==> flow/design.v <==
`timescale 1ns/1ps
module updateNeuron
(
	input						clk				,
	input						rst_n			,
	input						i_run			,
	input						i_init			,
	input						i_s_lern		,
	input						i_s_infr		,
	input signed 	[24:0]  	exc_current		,
	input signed 	[24:0]  	inh_current		,
	output 						o_s_init		,
	output						o_spike			,
	output						o_valid			,
	output			[4:0]		o_neuron_idx	,
	output			[49:0]		d_c				,
	output			[4:0]		addr_c			,
	output						ce_c			,
	output						we_c			,
	input			[49:0]		q_c				,
	output			[54:0]		d_m				,
	output			[4:0]		addr_m			,
	output						ce_m			,
	output						we_m			,
	input			[54:0]		q_m
);
wire 					s_idle					;
wire 					s_init					;
wire 					s_read					;
wire 					s_calc					;
wire 					s_wrte					;
wire 					s_done					;
reg 			[3:0] 	fsm						;
reg 			[2:0] 	c_state					;
reg 			[2:0] 	n_state					;
reg 			[4:0] 	neuron_idx				;
reg signed 		[24:0] 	exc_cur_buf				;
reg signed 		[24:0] 	inh_cur_buf				;
wire signed 	[24:0] 	c_ge					;
wire signed 	[24:0] 	c_gi					;
wire signed 	[24:0] 	c_vm					;
wire signed 	[24:0] 	c_vt					;
wire 					c_ref_check				;
wire 			[3:0] 	c_ref_count				;
wire signed 	[24:0] 	e_rest = 25'd5242880	;		 
wire signed 	[24:0] 	e_exc = 25'd6881280		;		 
wire signed 	[24:0] 	e_inh = 25'd3604480		;		 
wire signed 	[24:0] 	thresh_add  = 25'd11240	;	 
wire signed 	[24:0] 	inh_max = 25'd655360	;		 
reg signed 		[24:0] 	mult_1_in_1				;
reg signed 		[17:0] 	mult_1_in_2				;
reg signed 		[24:0] 	mult_2_in_1				;
reg signed 		[17:0] 	mult_2_in_2				;
reg signed 		[24:0] 	add_max					;	
reg signed 		[42:0] 	mult_1_out				;
reg signed 		[42:0] 	mult_2_out				;
reg signed 		[24:0] 	n_ge					;
reg signed 		[24:0] 	n_gi					;
reg signed 		[24:0] 	n_vm					;
reg signed 		[24:0] 	n_vt					;
reg 					n_ref_check				;
reg 			[3:0] 	n_ref_count				;
reg 					fire					;
localparam S_IDLE = 3'b000;
localparam S_READ = 3'b001;
localparam S_CALC = 3'b010;
localparam S_WRTE = 3'b011;
localparam S_INIT = 3'b111;
localparam S_DONE = 3'b100;
always @(posedge clk or negedge rst_n) begin
	if(!rst_n) begin
		exc_cur_buf <= 25'd0;
		inh_cur_buf <= 25'd0;
	end else if(i_run) begin
		exc_cur_buf <= exc_current;
		inh_cur_buf <= inh_current;
	end
end
always @(*) begin
	n_state = c_state;
	case(c_state)
		S_IDLE: begin
			if(i_run)
				n_state = S_READ;
			if(i_init)
				n_state = S_INIT;
		end 
		S_INIT:
			if(neuron_idx == 5'd17) 
				n_state = S_IDLE;
		S_READ:
			n_state = S_CALC;
		S_CALC:
			if(fsm == 4'd9)
				n_state = S_WRTE;
		S_WRTE:
			n_state = S_DONE;
		S_DONE:
			n_state = S_IDLE;
	endcase
end
always @(posedge clk or negedge rst_n) begin
	if(!rst_n) begin
		c_state <= S_IDLE;
	end else begin
		c_state <= n_state;
	end
end
assign s_idle = (c_state == S_IDLE);
assign s_init = (c_state == S_INIT);
assign s_read = (c_state == S_READ);
assign s_calc = (c_state == S_CALC);
assign s_wrte = (c_state == S_WRTE);
assign s_done = (c_state == S_DONE);
always @(posedge clk or negedge rst_n) begin
	if(!rst_n) begin
		fsm <= 4'd0;
	end else begin
		if(s_calc) begin
			fsm <= fsm + 4'd1;
		end else begin
			fsm <= 4'd0;
		end
	end
end
always @(posedge clk or negedge rst_n) begin
	if(!rst_n) begin
		neuron_idx <= 5'd0;
	end else begin
		if(s_done || s_init) begin
			if(neuron_idx == 5'd17) begin
				neuron_idx <= 5'd0;
			end else begin
				neuron_idx <= neuron_idx + 5'd1;
			end
		end else begin
			neuron_idx <= neuron_idx;
		end
	end
end
reg signed [24:0] add2_1_in_1;
reg signed [24:0] add2_1_in_2;
reg signed [24:0] add2_2_in_1;
reg signed [24:0] add2_2_in_2;
reg signed [24:0] add3_1_in_1;
reg signed [24:0] add3_1_in_2;
reg signed [24:0] add3_1_in_3;
reg signed [24:0] add3_2_in_1;
reg signed [24:0] add3_2_in_2;
reg signed [24:0] add3_2_in_3;
(* dont_touch = "true" *) wire signed [24:0] add2_1_out;
(* dont_touch = "true" *) wire signed [24:0] add2_2_out;
(* dont_touch = "true" *) wire signed [24:0] add3_1_out;
(* dont_touch = "true" *) wire signed [24:0] add3_2_out;
always @(posedge clk or negedge rst_n) begin
	if(!rst_n) begin
		add2_1_in_1 <= 25'd0;
		add2_1_in_2 <= 25'd0;
		add2_2_in_1 <= 25'd0;
		add2_2_in_2 <= 25'd0;
		add3_1_in_1 <= 25'd0;
		add3_1_in_2 <= 25'd0;
		add3_1_in_3 <= 25'd0;
		add3_2_in_1 <= 25'd0;
		add3_2_in_2 <= 25'd0;
		add3_2_in_3 <= 25'd0;
	end else begin
		case (fsm)
			4'd0: begin
				add2_1_in_1 <= 25'd0;
				add2_1_in_2 <= 25'd0;
				add2_2_in_1 <= 25'd0;
				add2_2_in_2 <= 25'd0;
				add3_1_in_1 <= 25'd0;
				add3_1_in_2 <= 25'd0;
				add3_1_in_3 <= 25'd0;
				add3_2_in_1 <= 25'd0;
				add3_2_in_2 <= 25'd0;
				add3_2_in_3 <= 25'd0;
			end
			4'd1: begin
				add2_1_in_1 <= 25'd0;		
				add2_1_in_2 <= 25'd0;
				add2_2_in_1 <= 25'd0;		
				add2_2_in_2 <= 25'd0;
				add3_1_in_1 <= 25'd0;
				add3_1_in_2 <= 25'd0;
				add3_1_in_3 <= 25'd0;
				add3_2_in_1 <= c_ref_check ? 25'd0 : c_gi;
				add3_2_in_2 <= c_ref_check ? 25'd0 : inh_cur_buf;
				add3_2_in_3 <= c_ref_check ? 25'd0 : -(c_gi >>> 4);
			end
			4'd2: begin
				if(!c_ref_check) begin
					add2_1_in_1 <= e_exc;		 
					add2_1_in_2 <= -c_vm;
					add2_2_in_1 <= e_inh;		 
					add2_2_in_2 <= -c_vm;
					add3_1_in_1 <= c_ge;
					add3_1_in_2 <= exc_cur_buf;
					add3_1_in_3 <= -(c_ge >>> 3);
					add3_2_in_1 <= add3_2_in_1;
					add3_2_in_2 <= add3_2_in_2;
					add3_2_in_3 <= add3_2_in_3;
				end else begin
					add2_1_in_1 <= 25'd0;		 
					add2_1_in_2 <= 25'd0;
					add2_2_in_1 <= 25'd0;		 
					add2_2_in_2 <= 25'd0;
					add3_1_in_1 <= 25'd0;
					add3_1_in_2 <= 25'd0;
					add3_1_in_3 <= 25'd0;
					add3_2_in_1 <= 25'd0;
					add3_2_in_2 <= 25'd0;
					add3_2_in_3 <= 25'd0;
				end
			end
			4'd3: begin
				add2_1_in_1 <= add2_1_in_1;		
				add2_1_in_2 <= add2_1_in_2;
				add2_2_in_1 <= add2_2_in_1;		
				add2_2_in_2 <= add2_2_in_2;
				add3_1_in_1 <= add3_1_in_1;
				add3_1_in_2 <= add3_1_in_2;
				add3_1_in_3 <= add3_1_in_3;
				add3_2_in_1 <= add3_2_in_1;
				add3_2_in_2 <= add3_2_in_2;
				add3_2_in_3 <= add3_2_in_3;
			end
			4'd4: begin
				if(!c_ref_check) begin
					add2_1_in_1 <= e_rest;		 
					add2_1_in_2 <= -c_vm;
					add2_2_in_1 <= add2_2_in_1;		
					add2_2_in_2 <= add2_2_in_2;
					add3_1_in_1 <= add3_1_in_1;
					add3_1_in_2 <= add3_1_in_2;
					add3_1_in_3 <= add3_1_in_3;
					add3_2_in_1 <= add3_2_in_1;
					add3_2_in_2 <= add3_2_in_2;
					add3_2_in_3 <= add3_2_in_3;
				end else begin
					add2_1_in_1 <= 25'd0;		
					add2_1_in_2 <= 25'd0;
					add2_2_in_1 <= add2_2_in_1;		
					add2_2_in_2 <= add2_2_in_2;
					add3_1_in_1 <= add3_1_in_1;
					add3_1_in_2 <= add3_1_in_2;
					add3_1_in_3 <= add3_1_in_3;
					add3_2_in_1 <= add3_2_in_1;
					add3_2_in_2 <= add3_2_in_2;
					add3_2_in_3 <= add3_2_in_3;
				end
			end
			4'd5: begin
				add2_1_in_1 <= i_s_lern ? e_rest : 25'd0;		 
				add2_1_in_2 <= i_s_lern ? -c_vt : 25'd0;
				add2_2_in_1 <= add2_2_in_1;		
				add2_2_in_2 <= add2_2_in_2;
				add3_1_in_1 <= mult_1_out >>> 10;
				add3_1_in_2 <= mult_2_out >>> 10;
				add3_1_in_3 <= add2_1_out >>> 1;
				add3_2_in_1 <= add3_2_in_1;
				add3_2_in_2 <= add3_2_in_2;
				add3_2_in_3 <= add3_2_in_3;
			end
			4'd6: begin
				if(!c_ref_check) begin
					add2_1_in_1 <= c_vm;
					add2_1_in_2 <= add3_1_out >>> 7;
					add2_2_in_1 <= c_vt;
					add2_2_in_2 <= add2_1_out >>> 17;
					add3_1_in_1 <= add3_1_in_1;
					add3_1_in_2 <= add3_1_in_2;
					add3_1_in_3 <= add3_1_in_3;
					add3_2_in_1 <= add3_2_in_1;
					add3_2_in_2 <= add3_2_in_2;
					add3_2_in_3 <= add3_2_in_3;
				end else begin
					add2_1_in_1 <= c_vm;
					add2_1_in_2 <= 25'd0;
					add2_2_in_1 <= c_vt;
					add2_2_in_2 <= add2_1_out >>> 17;
					add3_1_in_1 <= add3_1_in_1;
					add3_1_in_2 <= add3_1_in_2;
					add3_1_in_3 <= add3_1_in_3;
					add3_2_in_1 <= add3_2_in_1;
					add3_2_in_2 <= add3_2_in_2;
					add3_2_in_3 <= add3_2_in_3;
				end
			end
			4'd7: begin
				add2_1_in_1 <= add2_1_in_1;
				add2_1_in_2 <= add2_1_in_2;
				add2_2_in_1 <= add2_2_in_1;
				add2_2_in_2 <= add2_2_in_2;
				add3_1_in_1 <= add3_1_in_1;
				add3_1_in_2 <= add3_1_in_2;
				add3_1_in_3 <= add3_1_in_3;
				add3_2_in_1 <= add3_2_in_1;
				add3_2_in_2 <= add3_2_in_2;
				add3_2_in_3 <= add3_2_in_3;
			end
			4'd8: begin
				if(fire) begin
					add2_1_in_1 <= i_s_infr ? 25'd0 : thresh_add;		 
					add2_1_in_2 <= n_vt;
					add2_2_in_1 <= add2_2_in_1;		
					add2_2_in_2 <= add2_2_in_2;
					add3_1_in_1 <= add3_1_in_1;
					add3_1_in_2 <= add3_1_in_2;
					add3_1_in_3 <= add3_1_in_3;
					add3_2_in_1 <= add3_2_in_1;
					add3_2_in_2 <= add3_2_in_2;
					add3_2_in_3 <= add3_2_in_3;
				end else begin
					add2_1_in_1 <= add2_1_in_1;		
					add2_1_in_2 <= add2_1_in_2;
					add2_2_in_1 <= add2_2_in_1;		
					add2_2_in_2 <= add2_2_in_2;
					add3_1_in_1 <= add3_1_in_1;
					add3_1_in_2 <= add3_1_in_2;
					add3_1_in_3 <= add3_1_in_3;
					add3_2_in_1 <= add3_2_in_1;
					add3_2_in_2 <= add3_2_in_2;
					add3_2_in_3 <= add3_2_in_3;
				end
			end
			default: begin
				add2_1_in_1 <= add2_1_in_1;
				add2_1_in_2 <= add2_1_in_2;
				add2_2_in_1 <= add2_2_in_1;
				add2_2_in_2 <= add2_2_in_2;
				add3_1_in_1 <= add3_1_in_1;
				add3_1_in_2 <= add3_1_in_2;
				add3_1_in_3 <= add3_1_in_3;
				add3_2_in_1 <= add3_2_in_1;
				add3_2_in_2 <= add3_2_in_2;
				add3_2_in_3 <= add3_2_in_3;
			end
		endcase
	end
end
assign add2_1_out = add2_1_in_1 + add2_1_in_2;
assign add2_2_out = add2_2_in_1 + add2_2_in_2;
assign add3_1_out = add3_1_in_1 + add3_1_in_2 + add3_1_in_3;
assign add3_2_out = add3_2_in_1 + add3_2_in_2 + add3_2_in_3;
always @(posedge clk or negedge rst_n) begin
	if(!rst_n) begin
		add_max <= 25'd0;
	end else begin
		if(fsm == 4'd2) begin
			add_max <= (inh_max < add3_2_out) ? inh_max : add3_2_out;
		end else if(fsm == 4'd8) begin
			add_max <= 25'd0;
		end else begin
			add_max <= add_max;
		end
	end
end
always @(posedge clk) begin
	mult_1_out <= mult_1_in_1 * mult_1_in_2;
	mult_2_out <= mult_2_in_1 * mult_2_in_2;
end
always @(posedge clk or negedge rst_n) begin
	if(!rst_n) begin
		mult_1_in_1 <= 25'd0;  
		mult_1_in_2 <= 18'd0; 
		mult_2_in_1 <= 25'd0; 
		mult_2_in_2 <= 18'd0; 
	end else begin
		if(fsm == 4'd3) begin
			mult_1_in_1 <= add3_1_out;  
			mult_1_in_2 <= add2_1_out >>> 7; 
			mult_2_in_1 <= add_max; 
			mult_2_in_2 <= add2_2_out >>> 7; 
		end else begin
			mult_1_in_1 <= 25'd0;  
			mult_1_in_2 <= 18'd0; 
			mult_2_in_1 <= 25'd0; 
			mult_2_in_2 <= 18'd0; 
		end
	end
end
always @(posedge clk or negedge rst_n) begin
	if(!rst_n) begin
		n_ge <= 25'd0;
		n_gi <= 25'd0;
		n_vm <= 25'd0;
		n_vt <= 25'd0;
		fire <= 1'd0;
		n_ref_check <= 1'b0;
		n_ref_count <= 4'd0;
	end else begin 
		case (fsm)
			4'd3: begin
				n_ge <= add3_1_out;
				n_gi <= add_max;
				fire <= 1'b0;
			end
			4'd5: begin
				if(c_ref_check) begin
					n_ref_count <= c_ref_count + 4'd1;
				end else begin
					n_ref_count <= c_ref_count;
				end
				n_ref_check <= c_ref_check;
			end
			4'd7: begin
				n_vm <= add2_1_out;
				n_vt <= add2_2_out;
				if(add2_1_out > add2_2_out) begin
					fire <= 1'b1;
					n_ref_check <= 1'b1;
					n_ge <= 25'd0;
					n_gi <= 25'd0;
				end
			end
			4'd9: begin
				if(fire) begin
					n_vm <= e_rest;		 
					n_vt <= add2_1_out;
				end
				if(n_ref_count == 4'd11) begin
					n_ref_check <= 1'b0;
					n_ref_count <= 4'd0;
				end
			end
		endcase
	end
end
assign ce_c 		= 		s_init || s_read || s_wrte;
assign we_c 		= 		s_init || s_wrte; 
assign ce_m 		= 		s_init || s_read || s_wrte;
assign we_m 		= 		s_init || s_wrte;
assign addr_c 		= 		neuron_idx;
assign addr_m 		= 		neuron_idx;
assign d_c 			= 		s_init ? 50'd0 : {n_ge, n_gi};
assign d_m 			= 		s_init ? {1'b0, 4'd0, e_rest, 25'd5406720} : {n_ref_check, n_ref_count, n_vm, n_vt};
assign c_ge 		= 		q_c[49:25];
assign c_gi 		= 		q_c[24:0];
assign c_vm 		= 		q_m[49:25];
assign c_vt 		= 		q_m[24:0];
assign c_ref_check 	= 		q_m[54];
assign c_ref_count 	= 		q_m[53:50];
assign o_s_init 	=	 	s_init;
assign o_spike 		= 		fire;
assign o_valid 		= 		s_done;
assign o_neuron_idx = 		neuron_idx;
endmodule
-- Tool chain data of updateNeuron
The steps from the RTL of updateNeuron to its reports follow in flow order.
Line numbers count from 1 in the design file above.
Library cell names are shortened.
A cell with - has no value.
- top module: updateNeuron
- clock input: clk
- standard-cell library: sky130hd
- library corner: tt_025C_1v80

-- Word level
Counts by Yosys on the flattened word-level netlist (proc, flatten, opt, wreduce; memories kept). Register bits leave out memories and registers merged into their read ports (data or address). Print and check cells are left out. Cells with the same type and inputs are merged into one.
- output and inout bits: 127
- register bits after elaboration at 599
- input port bits at 161
- word-level cells at 152
- eq/ne operators at 24
- noted magnitude comparators: 2
- reductions and logical operators: 25
- mux-type cells: 57
- noted add/subtract/negate cells: 13
- multipliers at 2
- operators by type and width (cell ; count):
    25-bit by 18-bit multiplier with 35-bit output ; 2
    25-bit case mux with 3-bit select ; 8
    25-bit two-way mux ; 20
    25-bit case mux with 2-bit select ; 4
    25-bit adder ; 6
    25-bit case mux with 6-bit select ; 1
    25-bit case mux with 5-bit select ; 1
    23-bit two-way mux ; 3
    55-bit two-way mux ; 1
    25-bit negation ; 2
    50-bit two-way mux ; 1
    18-bit two-way mux ; 2
    21-bit by 25-bit < comparator with 1-bit output (first input constant) ; 1
    21-bit negation with 25-bit output ; 1
    22-bit negation with 25-bit output ; 1
    25-bit > comparator ; 1
    22-bit two-way mux ; 1
    3-bit case mux with 6-bit select ; 1
    4-bit by 3-bit == test with 1-bit output (second input constant) ; 4
    2-bit inequality test (second input constant) ; 7
    14-bit two-way mux ; 1
    3-bit nonzero test ; 4
    4-bit == test (second input constant) ; 3
    6-bit nonzero test ; 2
    4-bit two-way mux ; 3
    3-bit two-way mux ; 4
    2-bit AND reduction ; 5
    2-bit nonzero test ; 4
Not listed: further kinds 20, cells in them 29.

-- Longest topological paths
Yosys ltp: most cells in a row. Word level: on the elaborated netlist, between registers, memories and ports. Mapped: between sequential cells and ports; inverters and the memories' decode and read muxes count.
- depth after elaboration: 5
- noted ABC_AREA: 1
- noted gate-level depth with buffers: 29
- depth with buffers taken out: 27

-- Synthesis result
Source: synth_stat.txt of the flow (Yosys; design flattened, memories mapped). It holds for the ABC_AREA given above (unset counts as 0); a run with the other value may have another netlist.
- cell types (cell type ; count ; total area (um^2)):
    fa_1 ; 782 ; 1.57E+04
    dfrtp_1 ; 530 ; 1.33E+04
    nand2_1 ; 2018 ; 7.57E+03
    inv_1 ; 1804 ; 6.77E+03
    ha_1 ; 317 ; 3.97E+03
    nor2_1 ; 478 ; 1.79E+03
    o21ai_0 ; 317 ; 1.59E+03
    nand3_1 ; 310 ; 1.55E+03
    a21oi_1 ; 213 ; 1.07E+03
    dfxtp_1 ; 50 ; 1000.96
    clkbuf_1 ; 246 ; 923.386
    xor2_1 ; 86 ; 753.222
    nand4_1 ; 84 ; 525.504
    xnor2_1 ; 58 ; 507.987
    a22oi_1 ; 53 ; 397.882
    o211ai_1 ; 38 ; 285.274
    o22ai_1 ; 44 ; 275.264
    nor3_1 ; 50 ; 250.24
Other cell types: 42; their cells: 297.
- buffer cells at 319
- mapped area: 60229.0 um^2
- mapped flip-flops at 581
- sequential part of the area: 14290.0 um^2
- noted standard cells after synthesis: 7775

-- Timing after synthesis
OpenSTA on the mapped netlist: ideal clock, no wires. The path of least setup slack (recovery checks aside). Input and output delay are each 20% of the period. Register names are those of the netlist, which keeps one name where synthesis merged equal registers.
- path type: reg2reg
- start: register mult_1_in_1[12]
- end: register mult_1_out[26]
- arrival time: 5400 ps
- delay of the path: 5523 ps
- slack: 1677 ps
- period: 7200 ps
- noted stages on the path: 22
- noted period reached after synthesis: 5523 ps
"delay of the path" = arrival - input delay + setup time.
"stages on the path" counts driving pins, that of a launching flip-flop among them; a cell with two outputs on the path counts twice.
"period reached after synthesis" = period - worst setup slack (recovery checks aside). The figure is calculated, with input and output delays left at 20% of the set period.
Between the ends stands the longest chain of elaborated cells between them, by number of cells; it is not shown to be the way that was timed. Of several equally long chains one is given.
Each line given opens the expression or statement behind the cell; cells for indexed reads and writes are added by Yosys, which also makes memories of some case tables.
A register here has more assigning lines than the two given.
- cells stage by stage: dfrtp_1 > clkbuf_1 > buf_1 > nand2_1 > fa_1 > fa_1 > fa_1 > inv_1 > fa_1 > fa_1 > inv_1 > fa_1 > inv_1 > ha_1 > a21oi_1 > inv_1 > a21oi_1 > a21boi_0 > nand2_1 > a21oi_1 > o21bai_1 > xor2_1
- cells in the longest elaborated chain at 1
- noted elaborated cells on any way between the ends: 1
- noted source lines of those cells: 1
- RTL lines, path after synthesis (what ; RTL line ; RTL):
    start: declaration ; 50 ; reg signed [24:0] mult_1_in_1 ;
    start: assignment ; 367 ; mult_1_in_1 <= 25'd0;
    start: assignment ; 373 ; mult_1_in_1 <= add3_1_out;
    25-bit by 18-bit multiplier with 35-bit output ; 362 ; mult_1_out <= mult_1_in_1 * mult_1_in_2;
    end: assignment ; 362 ;

-- Worst path after layout
Path of least setup slack in the final report of flow run A (OpenROAD, finished layout, wires in). Where an end is a register, its clock arrival counts in the times.
The report prints the path's times to 10 ps; the period is as set.
- path type: reg2reg
- start: register mult_1_in_1[7]
- end: register mult_1_out[31]
- arrival time: 6060 ps
- noted stages on the path: 20
- period: 4620 ps
- slack: -870 ps
Between the ends stands the longest chain of elaborated cells between them, by number of cells; it is not shown to be the way that was timed. Of several equally long chains one is given.
A register here has more assigning lines than the two given.
- cells stage by stage: dfrtp_2 > buf_12 > buf_4 > nand2_1 > inv_1 > fa_1 > fa_1 > fa_1 > fa_1 > fa_1 > inv_2 > fa_1 > inv_2 > ha_4 > nand2_4 > nor4_4 > nand3_2 > nand3_4 > a31oi_4 > xor2_1
- cells in the longest elaborated chain at 1
- noted elaborated cells on any way between the ends: 1
- noted source lines of those cells: 1
- RTL lines, path after layout (what ; RTL line ; RTL):
    start: declaration ; 50 ; reg signed [24:0] mult_1_in_1 ;
    start: assignment ; 367 ; mult_1_in_1 <= 25'd0;
    start: assignment ; 373 ; mult_1_in_1 <= add3_1_out;
    25-bit by 18-bit multiplier with 35-bit output ; 362 ; mult_1_out <= mult_1_in_1 * mult_1_in_2;
    end: assignment ; 362 ;

Wiki page: updateNeuron / flow data

Flow measurements of updateNeuron on sky130hd: 5 stored runs with different settings, listed in no order. Input and output delays are each 20% of the period that was set; the output load is 0.01 pF.
By "reached clock period" is meant the clock period of the run minus its worst setup slack. This is arithmetic on one report: input and output delays are still those of the set period (20% each).
"critical setup path time" is the time allowed to the run's worst setup path (the clock period less input and output delay, where it has them) less its slack. Clock arrival times count: a late capture clock shortens it, a late launch clock lengthens it.
"power consumption": no workload was simulated; the value follows from the tool's default switching activity.
"critical setup path time" is given in steps of 10 ps.

Flow run A
Settings were ABC_AREA = 1; CORE_UTILIZATION = 27; CTS_CLUSTER_DIAMETER = 167; CTS_CLUSTER_SIZE = 48; HOLD_SLACK_MARGIN = 0.12; MAX_ROUTING_LAYER = met4; MIN_ROUTING_LAYER = met1; SETUP_SLACK_MARGIN = 0.09; SLEW_MARGIN = 10; period_ns = 4.62; CAP_MARGIN = 20; CORE_MARGIN = 2
- critical setup path time: 5490 ps
- class of the worst setup path: reg2reg
- noted the area of the die: 226866.0 um^2
- worst setup slack after layout: -874 ps
- total negative slack at -33051 ps
- reached clock period at 5494 ps
- utilization after routing at 0.34
- standard-cell area after routing at 75605.0 um^2
- mapped cell area after synthesis at 60229.0 um^2
- power consumption at 23910 uW

Flow run B
Settings were ABC_AREA = 1; CAP_MARGIN = 30; CELL_PAD_IN_SITES_GLOBAL_PLACEMENT = 2; CORE_UTILIZATION = 27; CTS_CLUSTER_DIAMETER = 167; CTS_CLUSTER_SIZE = 48; HOLD_SLACK_MARGIN = 0.12; MAX_ROUTING_LAYER = met4; MIN_ROUTING_LAYER = met1; SETUP_SLACK_MARGIN = 0.09; SLEW_MARGIN = 10; period_ns = 4.62; CORE_MARGIN = 2
- critical setup path time: 5520 ps
- class of the worst setup path: reg2reg
- noted the area of the die: 226866.0 um^2
- worst setup slack after layout: -896 ps
- total negative slack at -33642 ps
- reached clock period at 5516 ps
- utilization after routing at 0.342
- standard-cell area after routing at 75935.3 um^2
- mapped cell area after synthesis at 60229.0 um^2
- power consumption at 24337 uW

Flow run C
Settings were ABC_AREA = 1; CAP_MARGIN = 0; CORE_MARGIN = 2; CORE_UTILIZATION = 56; CTS_CLUSTER_DIAMETER = 335; GPL_ROUTABILITY_DRIVEN = 0; GPL_TIMING_DRIVEN = 1; MAX_ROUTING_LAYER = met4; TNS_END_PERCENT = 85; period_ns = 10.6; SLEW_MARGIN = 20
- critical setup path time: 6320 ps
- class of the worst setup path: reg2reg
- noted the area of the die: 110191.0 um^2
- worst setup slack after layout: 4284 ps
- total negative slack at 0 ps
- reached clock period at 6316 ps
- utilization after routing at 0.622
- standard-cell area after routing at 66455.0 um^2
- mapped cell area after synthesis at 60229.0 um^2
- power consumption at 10872 uW

Flow run D
Settings were ABC_AREA = 1; CELL_PAD_IN_SITES_GLOBAL_PLACEMENT = 1; CORE_MARGIN = 10; CORE_UTILIZATION = 51; GPL_TIMING_DRIVEN = 0; HOLD_SLACK_MARGIN = -0.04; PLACE_DENSITY = 0.9; SETUP_SLACK_MARGIN = -0.01; SLEW_MARGIN = 20; TNS_END_PERCENT = 5; period_ns = 5.41; CAP_MARGIN = 20
- critical setup path time: 5730 ps
- class of the worst setup path: reg2reg
- noted the area of the die: 132241.0 um^2
- worst setup slack after layout: -322 ps
- total negative slack at -6053 ps
- reached clock period at 5732 ps
- utilization after routing at 0.599
- standard-cell area after routing at 70422.5 um^2
- mapped cell area after synthesis at 60229.0 um^2
- power consumption at 22202 uW

Flow run E
Settings were CTS_CLUSTER_DIAMETER = 167; CTS_CLUSTER_SIZE = 82; MIN_ROUTING_LAYER = met2; SETUP_SLACK_MARGIN = 0.09; period_ns = 4.14; CAP_MARGIN = 20; CORE_MARGIN = 2; CORE_UTILIZATION = 40; SLEW_MARGIN = 20
- critical setup path time: 6160 ps
- class of the worst setup path: reg2reg
- noted the area of the die: 142110.0 um^2
- worst setup slack after layout: -2024 ps
- total negative slack at -116601 ps
- reached clock period at 6164 ps
- utilization after routing at 0.5
- standard-cell area after routing at 68907.3 um^2
- mapped cell area after synthesis at 55644.6 um^2
- power consumption at 19659 uW
